==> flow/design.v <==
`timescale 1ns / 1ps
module top_module(
    input  wire        clkr,
    input  wire        rst,
    input  wire        rxr,
    input  wire [4:0]  btnr,
    output wire        spr,
    output wire [7:0]  hr,
    output wire [7:0]  mr,
    output wire [4:0]  date,
    output wire [4:0]  month,
    output wire [7:0]  year,
    output wire [6:0]  seg,
    output wire [3:0]  an,
    output wire        dp
);
    reg [4:0] btnr_prev;
    reg [4:0] btnr_sync;
    wire btn_time_edge;
    wire btn_date_edge;
    wire btn_stopwatch;
    wire btn_sw_reset;       
    wire btn_sw_startstop;   
    always @(posedge clkr) begin
        if (rst) begin
            btnr_sync <= 5'b0;
            btnr_prev <= 5'b0;
        end else begin
            btnr_sync <= btnr;
            btnr_prev <= btnr_sync;
        end
    end
    assign btn_time_edge = btnr_sync[0] && !btnr_prev[0];
    assign btn_date_edge = btnr_sync[1] && !btnr_prev[1];
    assign btn_stopwatch = btnr_sync[2];   
    assign btn_sw_reset = btnr_sync[3] && !btnr_prev[3];      
    assign btn_sw_startstop = btnr_sync[4] && !btnr_prev[4];  
    reg tx_start;
    reg [7:0] tx_data;
    wire tx_busy;
    wire tx_out;
    uart_tx #(
        .BAUD_RATE(9600),
        .CLOCK_FREQ(153_600)
    ) uart_tx_inst (
        .clk(clkr),
        .rst(rst),
        .tx_start(tx_start),
        .tx_data(tx_data),
        .tx(tx_out),
        .tx_busy(tx_busy)
    );
    assign spr = tx_out;
    reg [1:0] tx_state;
    localparam TX_IDLE = 0, TX_WAIT_BUSY = 1, TX_WAIT_DONE = 2;
    always @(posedge clkr) begin
        if (rst) begin
            tx_state <= TX_IDLE;
            tx_start <= 0;
        end else
        case(tx_state)
            TX_IDLE: begin
                tx_start <= 0;
                if (btn_time_edge) begin
                    tx_data <= 8'd0;
                    tx_start <= 1;
                    tx_state <= TX_WAIT_BUSY;
                end
                else if (btn_date_edge) begin
                    tx_data <= 8'd1;
                    tx_start <= 1;
                    tx_state <= TX_WAIT_BUSY;
                end
            end
            TX_WAIT_BUSY: begin
                tx_start <= 0;
                if (tx_busy) begin
                    tx_state <= TX_WAIT_DONE;
                end
            end
            TX_WAIT_DONE: begin
                if (!tx_busy) begin
                    tx_state <= TX_IDLE;
                end
            end
            default: tx_state <= TX_IDLE;
        endcase
    end
    wire rx_ready;
    wire [7:0] rx_data;
    uart_rx #(
        .BAUD_RATE(9600),
        .CLOCK_FREQ(153_600)
    ) uart_rx_inst (
        .clk(clkr),
        .rst(rst),
        .rx(rxr),
        .rx_ready(rx_ready),
        .rx_data(rx_data)
    );
    reg [2:0] rx_state;
    reg [1:0] byte_count;
    localparam RX_IDLE = 0, RX_TIME = 1, RX_DATE = 2;
    reg [7:0] hr_reg, mr_reg, sec_reg;
    reg [4:0] date_reg, month_reg;
    reg [7:0] year_reg;
    assign hr = hr_reg;
    assign mr = mr_reg;
    assign date = date_reg;
    assign month = month_reg;
    assign year = year_reg;
    reg [9:0] clk_1hz_counter;
    reg clk_1hz_pulse;
    always @(posedge clkr) begin
        if (rst) begin
            clk_1hz_counter <= 0;
            clk_1hz_pulse <= 0;
        end else if (clk_1hz_counter == 1_000 - 1) begin
            clk_1hz_counter <= 0;
            clk_1hz_pulse <= 1;
        end else begin
            clk_1hz_counter <= clk_1hz_counter + 1;
            clk_1hz_pulse <= 0;
        end
    end
    always @(posedge clkr) begin
        if (rst) begin
            rx_state <= RX_IDLE;
            byte_count <= 0;
            hr_reg <= 0;
            mr_reg <= 0;
            sec_reg <= 0;
            date_reg <= 0;
            month_reg <= 0;
            year_reg <= 0;
        end else
        case(rx_state)
            RX_IDLE: begin
                byte_count <= 0;
                if (btn_time_edge) begin
                    rx_state <= RX_TIME;
                end
                else if (btn_date_edge) begin
                    rx_state <= RX_DATE;
                end
                else if (clk_1hz_pulse) begin
                    if (sec_reg == 59) begin
                        sec_reg <= 0;
                        if (mr_reg == 59) begin
                            mr_reg <= 0;
                            if (hr_reg == 23) begin
                                hr_reg <= 0;
                            end else begin
                                hr_reg <= hr_reg + 1;
                            end
                        end else begin
                            mr_reg <= mr_reg + 1;
                        end
                    end else begin
                        sec_reg <= sec_reg + 1;
                    end
                end
            end
            RX_TIME: begin
                if (rx_ready) begin
                    case(byte_count)
                        2'd0: hr_reg <= rx_data;
                        2'd1: mr_reg <= rx_data;
                        2'd2: sec_reg <= rx_data;
                    endcase
                    if (byte_count == 2'd2) begin
                        rx_state <= RX_IDLE;
                    end else begin
                        byte_count <= byte_count + 1;
                    end
                end
            end
            RX_DATE: begin
                if (rx_ready) begin
                    case(byte_count)
                        2'd0: date_reg <= rx_data[4:0];
                        2'd1: month_reg <= rx_data[4:0];
                        2'd2: year_reg <= rx_data;
                    endcase
                    if (byte_count == 2'd2) begin
                        rx_state <= RX_IDLE;
                    end else begin
                        byte_count <= byte_count + 1;
                    end
                end
            end
            default: rx_state <= RX_IDLE;
        endcase
    end
    wire [6:0] seg_sw;
    wire [3:0] an_sw;
    wire dp_sw;
    stopwatch_simple sw_inst (
        .CLK100MHZ(clkr),
        .rst(rst),
        .btn_reset(btn_sw_reset),
        .btn_startstop(btn_sw_startstop),
        .seg(seg_sw),
        .an(an_sw),
        .dp(dp_sw)
    );
    wire [6:0] seg_time;
    wire [3:0] an_time;
    wire dp_time;
    reg display_mode;
    always @(posedge clkr) begin
        if (rst) begin
            display_mode <= 0;
        end else if (btn_time_edge) begin
            display_mode <= 0;   
        end else if (btn_date_edge) begin
            display_mode <= 1;   
        end
    end
    seven_seg_display display_inst (
        .clk(clkr),
        .rst(rst),
        .hr(hr_reg),
        .mr(mr_reg),
        .date(date_reg),
        .month(month_reg),
        .mode(display_mode),
        .seg(seg_time),
        .an(an_time),
        .dp(dp_time)
    );
    assign seg = btn_stopwatch ? seg_sw : seg_time;
    assign an = btn_stopwatch ? an_sw : an_time;
    assign dp = btn_stopwatch ? dp_sw : dp_time;
endmodule
module seven_seg_display(
    input wire clk,
    input wire rst,
    input wire [7:0] hr,
    input wire [7:0] mr,
    input wire [4:0] date,
    input wire [4:0] month,
    input wire mode,   
    output reg [6:0] seg,
    output reg [3:0] an,
    output wire dp
);
    assign dp = 1'b1;   
    wire [3:0] hr_tens = hr / 10;
    wire [3:0] hr_ones = hr % 10;
    wire [3:0] mr_tens = mr / 10;
    wire [3:0] mr_ones = mr % 10;
    wire [3:0] date_tens = date / 10;
    wire [3:0] date_ones = date % 10;
    wire [3:0] month_tens = month / 10;
    wire [3:0] month_ones = month % 10;
    reg [1:0] digit_select;
    reg [5:0] refresh_counter;
    always @(posedge clk) begin
        if (rst) begin
            refresh_counter <= 0;
            digit_select <= 0;
        end else begin
        refresh_counter <= refresh_counter + 1;
        if (refresh_counter == 50) begin
            refresh_counter <= 0;
            digit_select <= digit_select + 1;
        end
        end
    end
    reg [3:0] bcd_digit;
    always @(*) begin
        if (mode == 0) begin
            case(digit_select)
                2'b00: begin an = 4'b1110; bcd_digit = mr_ones; end
                2'b01: begin an = 4'b1101; bcd_digit = mr_tens; end
                2'b10: begin an = 4'b1011; bcd_digit = hr_ones; end
                2'b11: begin an = 4'b0111; bcd_digit = hr_tens; end
            endcase
        end else begin
            case(digit_select)
                2'b00: begin an = 4'b1110; bcd_digit = month_ones; end
                2'b01: begin an = 4'b1101; bcd_digit = month_tens; end
                2'b10: begin an = 4'b1011; bcd_digit = date_ones; end
                2'b11: begin an = 4'b0111; bcd_digit = date_tens; end
            endcase
        end
    end
    always @(*) begin
        case(bcd_digit)
            4'd0: seg = 7'b1000000;
            4'd1: seg = 7'b1111001;
            4'd2: seg = 7'b0100100;
            4'd3: seg = 7'b0110000;
            4'd4: seg = 7'b0011001;
            4'd5: seg = 7'b0010010;
            4'd6: seg = 7'b0000010;
            4'd7: seg = 7'b1111000;
            4'd8: seg = 7'b0000000;
            4'd9: seg = 7'b0010000;
            default: seg = 7'b1111111;
        endcase
    end
endmodule
module uart_tx #(
    parameter BAUD_RATE = 9600,
    parameter CLOCK_FREQ = 100_000_000
)(
    input wire clk,
    input wire rst,
    input wire tx_start,
    input wire [7:0] tx_data,
    output reg tx,
    output reg tx_busy
);
    localparam integer CLK_PER_BIT = CLOCK_FREQ / BAUD_RATE;
    reg [3:0] clk_count;
    reg [3:0] bit_index;
    reg [7:0] tx_data_reg;
    reg [2:0] state;
    localparam IDLE = 3'd0;
    localparam START_BIT = 3'd1;
    localparam DATA_BITS = 3'd2;
    localparam STOP_BIT = 3'd3;
    always @(posedge clk) begin
        if (rst) begin
            tx <= 1'b1;
            tx_busy <= 1'b0;
            state <= IDLE;
            clk_count <= 0;
            bit_index <= 0;
        end else
        case(state)
            IDLE: begin
                tx <= 1'b1;
                clk_count <= 0;
                bit_index <= 0;
                tx_busy <= 1'b0;
                if (tx_start) begin
                    tx_data_reg <= tx_data;
                    tx_busy <= 1'b1;
                    state <= START_BIT;
                end
            end
            START_BIT: begin
                tx <= 1'b0;
                if (clk_count < CLK_PER_BIT - 1) begin
                    clk_count <= clk_count + 1;
                end else begin
                    clk_count <= 0;
                    state <= DATA_BITS;
                end
            end
            DATA_BITS: begin
                tx <= tx_data_reg[bit_index];
                if (clk_count < CLK_PER_BIT - 1) begin
                    clk_count <= clk_count + 1;
                end else begin
                    clk_count <= 0;
                    if (bit_index < 7) begin
                        bit_index <= bit_index + 1;
                    end else begin
                        bit_index <= 0;
                        state <= STOP_BIT;
                    end
                end
            end
            STOP_BIT: begin
                tx <= 1'b1;
                if (clk_count < CLK_PER_BIT - 1) begin
                    clk_count <= clk_count + 1;
                end else begin
                    clk_count <= 0;
                    state <= IDLE;
                end
            end
            default: state <= IDLE;
        endcase
    end
endmodule
module uart_rx #(
    parameter BAUD_RATE = 9600,
    parameter CLOCK_FREQ = 100_000_000
)(
    input wire clk,
    input wire rst,
    input wire rx,
    output reg rx_ready,
    output reg [7:0] rx_data
);
    localparam integer CLK_PER_BIT = CLOCK_FREQ / BAUD_RATE;
    reg [3:0] clk_count;
    reg [3:0] bit_index;
    reg [7:0] rx_data_reg;
    reg [2:0] state;
    reg rx_sync, rx_prev;
    localparam IDLE = 3'd0;
    localparam START_BIT = 3'd1;
    localparam DATA_BITS = 3'd2;
    localparam STOP_BIT = 3'd3;
    always @(posedge clk) begin
        if (rst) begin
            rx_sync <= 1'b1;
            rx_prev <= 1'b1;
        end else begin
            rx_sync <= rx;
            rx_prev <= rx_sync;
        end
    end
    always @(posedge clk) begin
        rx_ready <= 1'b0;
        if (rst) begin
            rx_data <= 8'd0;
            state <= IDLE;
            clk_count <= 0;
            bit_index <= 0;
        end else
        case(state)
            IDLE: begin
                clk_count <= 0;
                bit_index <= 0;
                if (rx_prev == 1'b1 && rx_sync == 1'b0) begin
                    state <= START_BIT;
                end
            end
            START_BIT: begin
                if (clk_count < (CLK_PER_BIT / 2) - 1) begin
                    clk_count <= clk_count + 1;
                end else begin
                    clk_count <= 0;
                    if (rx_sync == 1'b0) begin
                        state <= DATA_BITS;
                    end else begin
                        state <= IDLE;
                    end
                end
            end
            DATA_BITS: begin
                if (clk_count < CLK_PER_BIT - 1) begin
                    clk_count <= clk_count + 1;
                end else begin
                    clk_count <= 0;
                    rx_data_reg[bit_index] <= rx_sync;
                    if (bit_index < 7) begin
                        bit_index <= bit_index + 1;
                    end else begin
                        bit_index <= 0;
                        state <= STOP_BIT;
                    end
                end
            end
            STOP_BIT: begin
                if (clk_count < CLK_PER_BIT - 1) begin
                    clk_count <= clk_count + 1;
                end else begin
                    clk_count <= 0;
                    rx_ready <= 1'b1;
                    rx_data <= rx_data_reg;
                    state <= IDLE;
                end
            end
            default: state <= IDLE;
        endcase
    end
endmodule
module stopwatch_simple(
    input  wire CLK100MHZ,
    input  wire rst,
    input  wire btn_reset,       
    input  wire btn_startstop,   
    output reg  [6:0] seg,
    output reg  [3:0] an,
    output wire dp
);
    assign dp = 1'b1;   
    reg running;
    always @(posedge CLK100MHZ) begin
        if (rst || btn_reset) begin
            running <= 0;   
        end else if (btn_startstop) begin
            running <= ~running;   
        end
    end
    reg [6:0] cnt;
    reg tick_10hz;
    always @(posedge CLK100MHZ) begin
        if (rst) begin
            cnt <= 0;
            tick_10hz <= 0;
        end else if (cnt == 100 - 1) begin   
            cnt <= 0;
            tick_10hz <= 1;
        end else begin
            cnt <= cnt + 1;
            tick_10hz <= 0;
        end
    end
    reg [5:0] seconds;   
    reg [5:0] minutes;   
    reg [3:0] centisec;  
    always @(posedge CLK100MHZ) begin
        if (rst || btn_reset) begin
            seconds <= 0;
            minutes <= 0;
            centisec <= 0;
        end else if (running && tick_10hz) begin
            if (centisec == 9) begin
                centisec <= 0;
                if (seconds == 59) begin
                    seconds <= 0;
                    if (minutes == 59) begin
                        minutes <= 0;
                    end else begin
                        minutes <= minutes + 1;
                    end
                end else begin
                    seconds <= seconds + 1;
                end
            end else begin
                centisec <= centisec + 1;
            end
        end
    end
    wire [3:0] s1 = seconds % 10;
    wire [3:0] s10 = seconds / 10;
    wire [3:0] m1 = minutes % 10;
    wire [3:0] m10 = minutes / 10;
    reg [1:0] sel;
    reg [5:0] refresh_cnt;
    always @(posedge CLK100MHZ) begin
        if (rst) begin
            refresh_cnt <= 0;
            sel <= 0;
        end else begin
        refresh_cnt <= refresh_cnt + 1;
        if (refresh_cnt == 50) begin
            refresh_cnt <= 0;
            sel <= sel + 1;
        end
        end
    end
    reg [3:0] digit;
    always @(*) begin
        case(sel)
            2'b00: begin an = 4'b1110; digit = s1; end    
            2'b01: begin an = 4'b1101; digit = s10; end   
            2'b10: begin an = 4'b1011; digit = m1; end    
            2'b11: begin an = 4'b0111; digit = m10; end   
        endcase
    end
    always @(*) begin
        case(digit)
            4'd0: seg = 7'b1000000;
            4'd1: seg = 7'b1111001;
            4'd2: seg = 7'b0100100;
            4'd3: seg = 7'b0110000;
            4'd4: seg = 7'b0011001;
            4'd5: seg = 7'b0010010;
            4'd6: seg = 7'b0000010;
            4'd7: seg = 7'b1111000;
            4'd8: seg = 7'b0000000;
            4'd9: seg = 7'b0010000;
            default: seg = 7'b1111111;
        endcase
    end
endmodule
# Step by step through the tools: top_module
# What the tools print for top_module, step after step.
# Lines are those of the file above, counted from 1.
# The mark n/a stands for no value.
[inputs] top_module="top_module" clock="clkr" cell_library="sky130hd" lib_corner="tt_025C_1v80"

# Word level
# Yosys after proc, flatten, opt, wreduce and memory -nomap, before mapping. Memory bits, and registers merged into a memory's read port (data or address), are not among the register bits. Print and check cells are not counted. Equal cells are merged and count once.
# Memory sizes are those after Yosys's memory passes, which may raise the word count (mostly to a power of two), join words into wider ones and drop unused or constant bits.
[word_totals] register_bits=158 mem_bits_ro=224 memories=2 in_bits=8 output_inout_bits=47 word_cells=279
[op_classes] n_addsub=18 div=12 n_cmp=5 equal=54 n_shift=3 muxes=81 logic=8 reduce_logical=56
[mem_list] memory="(name not given)" words=16 word_bits=7 read_ports=1 write_ports=0 line_no=290 text="case(bcd_digit)"
[mem_list] memory="(name not given)" words=16 word_bits=7 read_ports=1 write_ports=0 line_no=552 text="case(digit)"
[op_table] op="divider 5 x 4 -> 32 bit (second input constant)" n=2
[op_table] op="remainder unit 5 x 4 -> 32 bit (second input constant)" n=2
[op_table] op="divider 6 x 4 -> 32 bit (second input constant)" n=2
[op_table] op="remainder unit 6 x 4 -> 32 bit (second input constant)" n=2
[op_table] op="divider 8 x 4 -> 32 bit (second input constant)" n=2
[op_table] op="remainder unit 8 x 4 -> 32 bit (second input constant)" n=2
[op_table] op="two-way mux 8 bit" n=21
[op_table] op="case mux 4 bit (select 4 bit)" n=5
[op_table] op="case mux 8 bit (select 2 bit)" n=3
[op_table] op="two-way mux 3 bit" n=14
[op_table] op="two-way mux 4 bit" n=10
[op_table] op="inequality test 2 bit (second input constant)" n=19
[op_table] op="AND reduction 3 bit" n=10
[op_table] op="adder 6 x 1 -> 6 bit (second input constant)" n=4
[op_table] op="== test 6 bit (second input constant)" n=4
[op_table] op="adder 8 x 1 -> 8 bit (second input constant)" n=3
[op_table] op="case mux 3 bit (select 4 bit)" n=2
[op_table] op="case mux 4 bit (select 2 bit)" n=3
[op_table] op="adder 4 x 1 -> 4 bit (second input constant)" n=5
[op_table] op="OR reduction 2 bit" n=9
[op_table] op="== test 8 x 6 -> 1 bit (second input constant)" n=2
[op_table] op="== test 3 x 2 -> 1 bit (second input constant)" n=5
[op_table] op="two-way mux 2 bit" n=7
[op_table] op="== test 2 bit (second input constant)" n=6
[op_table] op="< comparator 4 x 3 -> 1 bit (second input constant)" n=3
[op_table] op="case mux 4 bit (select 3 bit)" n=1
[op_table] op="two-way mux 6 bit" n=2
[op_table] op="adder 10 x 1 -> 10 bit (second input constant)" n=1
# Not listed: further kinds 40, cells in them 86.

# Longest topological paths
# Longest topological path by Yosys (ltp), each cell counted once; first at word level (registers and memories cut), then after technology mapping (sequential cells cut; the memories' decode and read muxes count).
[depth] depth_word=8 ABC_AREA=0 depth_mapped=24 ltp_nobuf=22

# Netlist
# Yosys stat after the flow's synthesis: flattened, memories mapped to cells. It holds for the ABC_AREA given above (unset counts as 0); a run with the other value may have another netlist.
# Totals and module areas in this step are rounded.
[mapped] stdcells=1255 mapped_area_um2=10000 seq_area_um2=3300 flip_flops=160 buf_cells=57
[types] cell="sky130_fd_sc_hd__dfxtp_1" n=150 type_area_um2=3002.88
[types] cell="sky130_fd_sc_hd__mux2i_1" n=70 type_area_um2=700.672
[types] cell="sky130_fd_sc_hd__ha_1" n=55 type_area_um2=688.16
[types] cell="sky130_fd_sc_hd__nor2_1" n=180 type_area_um2=675.648
[types] cell="sky130_fd_sc_hd__nand2_1" n=106 type_area_um2=397.882
[types] cell="sky130_fd_sc_hd__a21oi_1" n=78 type_area_um2=390.374
[types] cell="sky130_fd_sc_hd__o21ai_0" n=71 type_area_um2=355.341
[types] cell="sky130_fd_sc_hd__edfxtp_1" n=10 type_area_um2=300.288
[types] cell="sky130_fd_sc_hd__mux2_2" n=20 type_area_um2=225.216
[types] cell="sky130_fd_sc_hd__nand3_1" n=45 type_area_um2=225.216
[types] cell="sky130_fd_sc_hd__xor2_1" n=21 type_area_um2=183.926
[types] cell="sky130_fd_sc_hd__inv_1" n=43 type_area_um2=161.405
[types] cell="sky130_fd_sc_hd__a22oi_1" n=21 type_area_um2=157.651
[types] cell="sky130_fd_sc_hd__xnor2_1" n=18 type_area_um2=157.651
[types] cell="sky130_fd_sc_hd__a211oi_1" n=20 type_area_um2=150.144
[types] cell="sky130_fd_sc_hd__nor2b_1" n=24 type_area_um2=150.144
[types] cell="sky130_fd_sc_hd__nor3_1" n=27 type_area_um2=135.13
[types] cell="sky130_fd_sc_hd__clkbuf_1" n=31 type_area_um2=116.362
# Not listed: further types 75, cells in them 265.
# The figures by module come from a second, unflattened synthesis with its own total; it is not the netlist above.
[hier_totals] cells_unflattened=1270 area_unflattened_um2=11000
# Rows give one instance, submodules left out.
[modules] mod="top_module" n_inst=1 n_cells=390 mod_area_um2=3500 mod_seq_area_um2=1500
[modules] mod="stopwatch_simple" n_inst=1 n_cells=331 mod_area_um2=2700 mod_seq_area_um2=660
[modules] mod="seven_seg_display" n_inst=1 n_cells=322 mod_area_um2=2400 mod_seq_area_um2=160
[modules] mod="uart_rx" n_inst=1 n_cells=139 mod_area_um2=1500 mod_seq_area_um2=700
[modules] mod="uart_tx" n_inst=1 n_cells=88 mod_area_um2=950 mod_seq_area_um2=520

# Path before layout
# Source: OpenSTA report_checks on the synthesized netlist (no wires, ideal clock, input and output delay 20% of the period each), path of least setup slack; recovery checks are left aside. Register names are those of the netlist, which keeps one name where synthesis merged equal registers.
[synth_timing] kind="register to output" from="reg display_mode" to="out seg[1]" period_ps=10000 output_delay_ps=2000 launch_ps=0 arrival_ps=5088 required_time_ps=8000 path_slack_ps=2912 path_delay_ps=5088 stages=23 path_buffers=4 synth_period_reached_ps=7088
# "path_delay_ps" is the arrival time less input delay plus setup time.
# At an output port there is no setup time.
# "stages" counts driving pins, that of a launching flip-flop among them; a cell with two outputs on the path counts twice.
# "synth_period_reached_ps" = period - worst setup slack (recovery checks aside). The figure is calculated, with input and output delays left at 20% of the set period.
# The rows between start and end are the longest chain of elaborated cells between them; the timing report does not say that the signal goes this way. Where chains are equally long, one stands for them.
# Each line given opens the expression or statement behind the cell; cells for indexed reads and writes are added by Yosys, which also makes memories of some case tables.
# A memory read counts as a cell of the chain, while the word-level depth stops at memories.
# A register here has more assigning lines than the two given.
[synth_via] path_cell_list="sky130_fd_sc_hd__dfxtp_1 sky130_fd_sc_hd__buf_6 sky130_fd_sc_hd__buf_6 sky130_fd_sc_hd__clkbuf_1 sky130_fd_sc_hd__buf_1 sky130_fd_sc_hd__or2_2 sky130_fd_sc_hd__ha_1 sky130_fd_sc_hd__o21bai_2 sky130_fd_sc_hd__ha_1 sky130_fd_sc_hd__nor3_2 sky130_fd_sc_hd__a31oi_4 sky130_fd_sc_hd__a32o_1 sky130_fd_sc_hd__a211oi_1 sky130_fd_sc_hd__nor2_2 sky130_fd_sc_hd__o311a_1 sky130_fd_sc_hd__o21ai_0 sky130_fd_sc_hd__nand2_1 sky130_fd_sc_hd__nor2_1 sky130_fd_sc_hd__xnor2_1 sky130_fd_sc_hd__mux2_2 sky130_fd_sc_hd__ha_1 sky130_fd_sc_hd__nand2b_1 sky130_fd_sc_hd__a221oi_1" elab_chain_cells=3 cells_between=3 lines_between=3 classes_between="2 x mux; 1 x memory"
[synth_lines] item="from (decl)" line_no=210 text="reg display_mode;"
[synth_lines] item="from (assign)" line_no=213 text="display_mode <= 0;"
[synth_lines] item="from (assign)" line_no=215 text="display_mode <= 0;"
[synth_lines] item="two-way mux 4 bit" line_no=273 text="if (mode == 0) begin"
[synth_lines] item="memory (16 x 7 bit)" line_no=290 text="case(bcd_digit)"
[synth_lines] item="two-way mux 7 bit" line_no=232 text="assign seg = btn_stopwatch ? seg_sw : seg_time;"
[synth_lines] item="to (decl)" line_no=13 text="output wire [6:0]  seg,"

# Path in the finished layout
# From the final timing report of flow run 1: the path of least setup slack in the routed layout; clock arrival at registers is part of the times.
# The path's times are printed in steps of 10 ps; the period is the one set.
[layout_timing] kind="register to output" from="reg display_inst.digit_select[0]" to="out seg[1]" period_ps=9800 output_delay_ps=1960 launch_ps=420 arrival_ps=6620 required_time_ps=7840 path_slack_ps=1220 stages=23 path_buffers=1
# The rows between start and end are the longest chain of elaborated cells between them; the timing report does not say that the signal goes this way. Where chains are equally long, one stands for them.
# A memory read counts as a cell of the chain, while the word-level depth stops at memories.
[layout_via] path_cell_list="sky130_fd_sc_hd__dfxtp_1 sky130_fd_sc_hd__inv_1 sky130_fd_sc_hd__ha_1 sky130_fd_sc_hd__mux2i_1 sky130_fd_sc_hd__or2_2 sky130_fd_sc_hd__ha_1 sky130_fd_sc_hd__o21bai_2 sky130_fd_sc_hd__ha_1 sky130_fd_sc_hd__nor3_2 sky130_fd_sc_hd__a31oi_4 sky130_fd_sc_hd__a32o_1 sky130_fd_sc_hd__a211oi_1 sky130_fd_sc_hd__nor2_2 sky130_fd_sc_hd__o311a_1 sky130_fd_sc_hd__o21ai_0 sky130_fd_sc_hd__nand2_1 sky130_fd_sc_hd__nor2_1 sky130_fd_sc_hd__xnor2_1 sky130_fd_sc_hd__mux2_2 sky130_fd_sc_hd__ha_1 sky130_fd_sc_hd__nand2b_1 sky130_fd_sc_hd__a221oi_1 sky130_fd_sc_hd__clkdlybuf4s50_1" elab_chain_cells=5 cells_between=9 classes_between="3 x eq/ne; 4 x mux; 1 x reduce/logical; 1 x memory"
[layout_lines] item="from (decl)" line_no=257 text="reg [1:0] digit_select;"
[layout_lines] item="from (assign)" line_no=262 text="digit_select <= 0;"
[layout_lines] item="from (assign)" line_no=267 text="digit_select <= digit_select + 1;"
[layout_lines] item="== test 2 bit" line_no=274 text="case(digit_select)"
[layout_lines] item="case mux 4 bit (select 4 bit)" line_no=274
[layout_lines] item="two-way mux 4 bit" line_no=273 text="if (mode == 0) begin"
[layout_lines] item="memory (16 x 7 bit)" line_no=290 text="case(bcd_digit)"
[layout_lines] item="two-way mux 7 bit" line_no=232 text="assign seg = btn_stopwatch ? seg_sw : seg_time;"
[layout_lines] item="to (decl)" line_no=13 text="output wire [6:0]  seg,"

Hand-over note for top_module

Design top_module on sky130hd. What follows are 2 stored runs of the flow, each under its own settings; their order means nothing. The constraints put input and output delay at 20% of the set period each and load the outputs with 0.01 pF.
"achieved_clock_period_ps" is the run's clock period less its worst setup slack. It is reckoned from that one timing run; input and output delays stay at 20% of the period that was set.
"worst_path_time_ps": the worst setup path's part of the clock period (all of it between registers, 20% less for each end at a port) less its slack. A launch clock that arrives late makes it longer, a capture clock that arrives late makes it shorter.
By "power_total_w" is meant OpenSTA's value without simulated activity: inputs other than the clock are taken to toggle once in ten clock periods, and the tool carries that through the logic.
"worst_path_time_ps" is known to 10 ps.
Values from the reports are rounded here.

[flow] flow run 1: files
==> flow/run.sh <==
#!/bin/bash
# the make line also repeats the synthesis and layout settings of config.mk as NAME=value (left out here)
make -C /OpenROAD-flow-scripts/flow DESIGN_CONFIG=/design/flow/config.mk WORK_HOME=/design/flow/orfs CLKGATE_MAP_FILE= finish
==> flow/config.mk <==
export PLATFORM = sky130hd
export DESIGN_NAME = top_module
export DESIGN_NICKNAME = top_module
export VERILOG_FILES = /design/flow/design.v
export SDC_FILE = /design/flow/constraint.sdc
export NUM_CORES = 4
export LEC_CHECK = 0
export CAP_MARGIN = 20
export CORE_MARGIN = 2
export CORE_UTILIZATION = 40
export SLEW_MARGIN = 20
==> flow/constraint.sdc <==
create_clock -name core_clock -period 9.8 [get_ports {clkr}]
set_input_delay 1.9600 -clock core_clock [delete_from_list [all_inputs] [get_ports {clkr}]]
set_output_delay 1.9600 -clock core_clock [all_outputs]
set_load 0.01 [all_outputs]

[flow] flow run 1: metrics
[metrics] worst_path_time_ps = 6620
[metrics] worst_setup_path_type = register to output
[metrics] power_total_w = 0.0015
[metrics] finalCellArea_um2 = 12000
[metrics] achieved_clock_period_ps = 8576
[metrics] worst_hold_slack_ps = 430
[metrics] layout_utilization_pct = 46
[metrics] total_negative_slack_ps = 0
[metrics] setup_ws_ps = 1200
[metrics] final_die_area_um2 = 27000
[metrics] synthesis_area_um2 = 10000

[flow] flow run 2: files
==> flow/run.sh <==
#!/bin/bash
# the make line also repeats the synthesis and layout settings of config.mk as NAME=value (left out here)
make -C /OpenROAD-flow-scripts/flow DESIGN_CONFIG=/design/flow/config.mk WORK_HOME=/design/flow/orfs CLKGATE_MAP_FILE= finish
==> flow/config.mk <==
export PLATFORM = sky130hd
export DESIGN_NAME = top_module
export DESIGN_NICKNAME = top_module
export VERILOG_FILES = /design/flow/design.v
export SDC_FILE = /design/flow/constraint.sdc
export NUM_CORES = 4
export LEC_CHECK = 0
export CAP_MARGIN = 20
export CELL_PAD_IN_SITES_DETAIL_PLACEMENT = 1
export CORE_MARGIN = 8
export CORE_UTILIZATION = 40
export CTS_CLUSTER_SIZE = 41
export GPL_ROUTABILITY_DRIVEN = 0
export GPL_TIMING_DRIVEN = 0
export MIN_ROUTING_LAYER = met2
export PLACE_DENSITY_LB_ADDON = 0.29
export SETUP_SLACK_MARGIN = -0.82
export SLEW_MARGIN = 20
export TNS_END_PERCENT = 50
==> flow/constraint.sdc <==
create_clock -name core_clock -period 10.0 [get_ports {clkr}]
set_input_delay 2.0000 -clock core_clock [delete_from_list [all_inputs] [get_ports {clkr}]]
set_output_delay 2.0000 -clock core_clock [all_outputs]
set_load 0.01 [all_outputs]

[flow] flow run 2: metrics
[metrics] worst_hold_slack_ps = 440
[metrics] layout_utilization_pct = 47
[metrics] setup_ws_ps = 1200
[metrics] worst_path_time_ps = 6780
[metrics] worst_setup_path_type = register to output
[metrics] final_die_area_um2 = 31000
[metrics] power_total_w = 0.0015
[metrics] finalCellArea_um2 = 12000
[metrics] synthesis_area_um2 = 10000
[metrics] total_negative_slack_ps = 0
[metrics] achieved_clock_period_ps = 8775

End of note.
